==> flow/design.v <==
module averager
    #(parameter int
        power = 8,  
        N = 12)     
    (
        input logic clk,
        reset,
        EN,
        input logic [N-1:0] Din,    
        output logic [N-1:0] Q      
    );
    logic [N-1:0] REG_ARRAY [2**power:1];
    logic [power+N-1:0] sum;
    assign Q = sum[power+N-1:power];
    always_ff @(posedge clk) begin
        if (reset) begin
            sum <= 0;
            for (int j = 1; j <= 2**power; j++) begin
                REG_ARRAY[j] <= 0;
            end
        end
        else if (EN) begin
            sum <= sum + Din - REG_ARRAY[2**power];
            for (int j = 2**power; j > 1; j--) begin
                REG_ARRAY[j] <= REG_ARRAY[j-1];
            end
            REG_ARRAY[1] <= Din;
        end
    end
endmodule
module adc_processing #(
    parameter int SCALING_FACTOR = 310866,
    parameter int SHIFT_FACTOR   = 19,
    parameter int NEGATIVE_FACTOR = 12
) (
    input  logic        clk,
    input  logic        reset,
    input  logic        ready,
    input  logic [15:0] data,
    output logic [15:0] ave_data,
    output logic [15:0] scaled_adc_data
);
    localparam int SCALING_FACTOR_WIDTH = $clog2(SCALING_FACTOR) + 1;
    localparam int INTERMEDIATE_WIDTH = 16 + SCALING_FACTOR_WIDTH;
    logic [INTERMEDIATE_WIDTH-1:0] scaled_adc_data_temp; 
    logic [15:0] scaled_adc_data_pipe;
    averager #(
        .power(8),  
        .N(16)      
    ) AVERAGER (
        .reset(reset),
        .clk(clk),
        .EN(ready),
        .Din(data),
        .Q(ave_data)
    );
    always_ff @(posedge clk) begin
        if (reset) begin
            scaled_adc_data <= 0;
            scaled_adc_data_temp <= 0;
            scaled_adc_data_pipe <= 0;
        end
        else if (ready) begin
            scaled_adc_data_temp <= ave_data * SCALING_FACTOR;             
            scaled_adc_data_pipe <= scaled_adc_data_temp >> SHIFT_FACTOR;  
            scaled_adc_data      <= scaled_adc_data_pipe - 12;             
        end                                                
    end                                                    
endmodule
==> Reports on adc_processing <==
Tool output for the design above, in the order of the flow.
Lines are those of the file above, counted from 1.
Operators: Yosys type, input widths -> output width; for muxes data width and select width s.
Cell names lack the library's common part.
{ "inputs": {"top": "adc_processing", "clk_port": "clk", "library": "sky130hd", "pvt_corner": "tt_025C_1v80"} }

==> After elaboration <==
Counts by Yosys on the flattened word-level netlist (proc, flatten, opt, wreduce). Print and check cells are left out. Cells with the same type and inputs are merged into one.
{ "op_classes": {"n_addsub": 3, "multipliers": 1, "n_div": 0, "compare": 0, "eq_ne": 0, "n_shift": 0, "n_mux": 0, "bitwise": 0, "n_reduce_logical": 0} }
{ "ops": {"columns": ["operator", "count"], "rows": [
  ["$mul 16x18->34 const B", 1],
  ["$add 24x16->24", 1],
  ["$sub 24x16->24", 1],
  ["$sub 16x4->16 const B", 1]
]} }
{ "bits": {"register_bits": 4186, "latch_bits": 0, "mem_bits_rw": 0, "mem_bits_ro": 0, "clocked_rd_ports_x_width": 0, "n_memories": 0, "input_bits": 19, "out_inout_bits": 32, "wordCells": 264} }

==> Longest topological paths <==
Yosys ltp: most cells in a row. Word level: on the elaborated netlist, between registers, memories and ports. Mapped: between sequential cells and ports; inverters and the memories' decode and read muxes count.
{ "depth": {"word_depth": 2, "abc_area": 1, "ltp_mapped": 23, "ltp_nobuf": 23} }

==> Mapped cells and area <==
The flow's flattened synthesis, as Yosys stat reports it; memories are mapped. The netlist is that of the ABC_AREA named above (0 if unset); the other value can give another one.
Totals and module areas in this step are rounded.
{ "by_type": {"columns": ["cell", "count", "type_area_um2"], "rows": [
  ["dfxtp_1", 4168, 8.34E+04],
  ["nor2_1", 8301, 3.12E+04],
  ["o21ai_0", 4143, 2.07E+04],
  ["clkbuf_1", 879, 3.3E+03],
  ["fa_1", 104, 2.08E+03],
  ["ha_1", 159, 1.99E+03],
  ["buf_4", 248, 1.86E+03],
  ["inv_1", 399, 1.5E+03],
  ["nand2_1", 337, 1.26E+03],
  ["buf_2", 242, 1.21E+03],
  ["a21oi_1", 90, 450.432],
  ["nand3_1", 72, 360.346],
  ["buf_6", 21, 236.477],
  ["nand4_1", 14, 87.584],
  ["xor2_1", 10, 87.584],
  ["nor3_1", 12, 60.058],
  ["o21ai_1", 11, 55.053],
  ["buf_1", 12, 45.043]
]} }
Other cell types: 15; their cells: 35.
{ "synth_totals": {"cells": 19257, "mapped_area_mm2": 0.15, "ffs": 4168, "n_buf": 1404} }

==> Timing after synthesis <==
Path of least setup slack by OpenSTA after synthesis, without wires, with an ideal clock, recovery checks aside; 20% of the period is set as input and as output delay. Where synthesis merged equal registers, the netlist keeps one of their names.
{ "synth_timing": {"path_type": "flip-flop to flip-flop", "from": "register AVERAGER.sum[13]", "to": "register scaled_adc_data_temp[32]", "clock_period_ns": 10.0, "t_first_pin_ns": 0.000, "t_arrival_ns": 4.906, "required_ns": 9.883, "setup_slack_ns": 4.977, "delay_ns": 5.023, "stages": 23, "n_path_buf": 0, "synth_period_reached_ns": 5.023} }
"delay_ns" is the arrival time less input delay plus setup time.
"stages" counts driving pins, that of a launching flip-flop among them; a cell with two outputs on the path counts twice.
"synth_period_reached_ns" is the clock period less the worst setup slack; recovery checks do not enter. This is arithmetic on one report: input and output delays are still those of the set period (20% each).
The rows between start and end are the longest chain of elaborated cells between them; the timing report does not say that the signal goes this way. Where chains are equally long, one stands for them.
Each line given opens the expression or statement behind the cell; cells for indexed reads and writes are added by Yosys, which also makes memories of some case tables.
{ "synth_between": {"path_cell_list": "dfxtp_1 > fa_1 > inv_1 > fa_1 > inv_1 > fa_1 > fa_1 > fa_1 > inv_1 > fa_1 > inv_1 > ha_1 > nand2_1 > nor2_1 > inv_1 > nor2_1 > nand2_1 > nand3_1 > nand2_1 > nand3_1 > nand2_1 > nor2_1 > nor2_1", "elab_chain_cells": 1, "cone_cells": 1} }
{ "synth_lines": {"columns": ["item", "line", "rtl"], "rows": [
  ["from (decl)", 13, "logic [power+N-1:0] sum;"],
  ["from (assign)", 17, "sum <= 0;"],
  ["from (assign)", 23, "sum <= sum + Din - REG_ARRAY[2**power];"],
  ["$mul 16x18->34", 64, "scaled_adc_data_temp <= ave_data * SCALING_FACTOR;"],
  ["to (assign)", 60, "scaled_adc_data_temp <= 0;"],
  ["to (assign)", 64, null]
]} }

==> Path in the finished layout <==
From the final timing report of run B: the path of least setup slack in the routed layout; clock arrival at registers is part of the times.
{ "layout_timing": {"path_type": "flip-flop to flip-flop", "from": "register AVERAGER.sum[14]", "to": "register scaled_adc_data_temp[33]", "clock_period_ns": 6.47, "t_first_pin_ns": 0.90, "t_arrival_ns": 5.86, "required_ns": 7.27, "setup_slack_ns": 1.41, "stages": 22, "n_path_buf": 0} }
The rows between start and end are the longest chain of elaborated cells between them; the timing report does not say that the signal goes this way. Where chains are equally long, one stands for them.
{ "layout_between": {"path_cell_list": "dfxtp_4 > fa_2 > inv_1 > fa_1 > inv_1 > fa_1 > fa_2 > fa_1 > inv_1 > fa_1 > inv_1 > ha_4 > nand2_2 > nor2_4 > and2_1 > nand2_1 > nand3_1 > nand2_1 > nand3_1 > nand3_1 > nand2_1 > inv_1", "elab_chain_cells": 1, "cone_cells": 1} }
{ "layout_lines": {"columns": ["item", "line", "rtl"], "rows": [
  ["from (decl)", 13, "logic [power+N-1:0] sum;"],
  ["from (assign)", 17, "sum <= 0;"],
  ["from (assign)", 23, "sum <= sum + Din - REG_ARRAY[2**power];"],
  ["$mul 16x18->34", 64, "scaled_adc_data_temp <= ave_data * SCALING_FACTOR;"],
  ["to (assign)", 60, "scaled_adc_data_temp <= 0;"],
  ["to (assign)", 64, null]
]} }

Design adc_processing on sky130hd. What follows are 6 stored runs of the flow, each under its own settings; their order means nothing. The constraints put input and output delay at 20% of the set period each and load the outputs with 0.01 pF.
"achieved_period_ns": clock period set for the run, less the worst setup slack. It is reckoned from that one timing run; input and output delays stay at 20% of the period that was set.
"totalPower_uw" is the tool's figure for a default switching activity; nothing was simulated.
Values from the reports are rounded here.
[
  {
    "run": "run A",
    "settings": { "CELL_PAD_IN_SITES_GLOBAL_PLACEMENT": 3, "CORE_UTILIZATION": 58, "CTS_CLUSTER_DIAMETER": 238, "HOLD_SLACK_MARGIN": -0.09, "MIN_ROUTING_LAYER": "met1", "PLACE_DENSITY_LB_ADDON": 0.22, "SETUP_SLACK_MARGIN": 1.45, "SLEW_MARGIN": 10, "period_ns": 5.6, "CAP_MARGIN": 20, "CORE_MARGIN": 2 },
    "outcome": "incomplete, placement halted on FLW-0024"
  },
  {
    "run": "run B",
    "settings": { "ABC_AREA": 1, "CORE_UTILIZATION": 60, "CTS_CLUSTER_SIZE": 26, "GPL_ROUTABILITY_DRIVEN": 1, "GPL_TIMING_DRIVEN": 1, "MIN_ROUTING_LAYER": "met1", "PLACE_DENSITY_LB_ADDON": 0.15, "SETUP_SLACK_MARGIN": 1.19, "SLEW_MARGIN": 35, "TNS_END_PERCENT": 40, "period_ns": 6.47, "CAP_MARGIN": 20, "CORE_MARGIN": 2 },
    "results": { "achieved_period_ns": 5.057, "final_hold_ws_ns": 0.42, "total_die_area_mm2": 0.25, "totalPower_uw": 67000, "worstSetupSlack_ns": 1.4, "finish.stdcell_area_mm2": 0.16, "yosys_chip_area_mm2": 0.15, "util_frac": 0.66 }
  },
  {
    "run": "run C",
    "settings": { "ABC_AREA": 1, "CELL_PAD_IN_SITES_DETAIL_PLACEMENT": 2, "CELL_PAD_IN_SITES_GLOBAL_PLACEMENT": 0, "CORE_ASPECT_RATIO": 1.16, "CORE_MARGIN": 4, "CORE_UTILIZATION": 48, "CTS_CLUSTER_DIAMETER": 203, "CTS_CLUSTER_SIZE": 28, "GPL_ROUTABILITY_DRIVEN": 1, "HOLD_SLACK_MARGIN": -0.06, "MAX_ROUTING_LAYER": "met4", "MIN_ROUTING_LAYER": "met2", "PLACE_DENSITY_LB_ADDON": 0.09, "SETUP_SLACK_MARGIN": -0.96, "SLEW_MARGIN": 10, "TNS_END_PERCENT": 25, "period_ns": 10.7, "CAP_MARGIN": 20 },
    "outcome": "incomplete, placement halted on DPL-0033"
  },
  {
    "run": "run D",
    "settings": { "ABC_AREA": 1, "CELL_PAD_IN_SITES_GLOBAL_PLACEMENT": 3, "CORE_ASPECT_RATIO": 0.75, "CORE_MARGIN": 5, "CORE_UTILIZATION": 48, "CTS_CLUSTER_SIZE": 28, "GPL_ROUTABILITY_DRIVEN": 1, "PLACE_DENSITY_LB_ADDON": 0.09, "SETUP_SLACK_MARGIN": 0.5, "SLEW_MARGIN": 25, "TNS_END_PERCENT": 25, "period_ns": 10.7, "CAP_MARGIN": 20 },
    "outcome": "incomplete, placement halted on FLW-0024"
  },
  {
    "run": "run E",
    "settings": { "CORE_MARGIN": 4, "CORE_UTILIZATION": 30, "CTS_CLUSTER_SIZE": 98, "GPL_ROUTABILITY_DRIVEN": 1, "GPL_TIMING_DRIVEN": 0, "MIN_ROUTING_LAYER": "met2", "PLACE_DENSITY_LB_ADDON": 0.23, "SETUP_SLACK_MARGIN": 1.69, "period_ns": 7.95, "CAP_MARGIN": 20, "SLEW_MARGIN": 20 },
    "results": { "achieved_period_ns": 5.986, "final_hold_ws_ns": 0.45, "total_die_area_mm2": 0.52, "totalPower_uw": 53000, "worstSetupSlack_ns": 2.0, "finish.stdcell_area_mm2": 0.17, "yosys_chip_area_mm2": 0.15, "util_frac": 0.35 }
  },
  {
    "run": "run F",
    "settings": { "ABC_AREA": 0, "CELL_PAD_IN_SITES_DETAIL_PLACEMENT": 2, "CORE_MARGIN": 5, "CTS_CLUSTER_DIAMETER": 179, "GPL_TIMING_DRIVEN": 1, "HOLD_SLACK_MARGIN": 0.01, "TNS_END_PERCENT": 30, "period_ns": 5.93, "CAP_MARGIN": 20, "CORE_UTILIZATION": 40, "SLEW_MARGIN": 20 },
    "results": { "achieved_period_ns": 5.710, "final_hold_ws_ns": 0.47, "total_die_area_mm2": 0.39, "totalPower_uw": 72000, "worstSetupSlack_ns": 0.22, "finish.stdcell_area_mm2": 0.17, "yosys_chip_area_mm2": 0.15, "util_frac": 0.45 }
  }
]
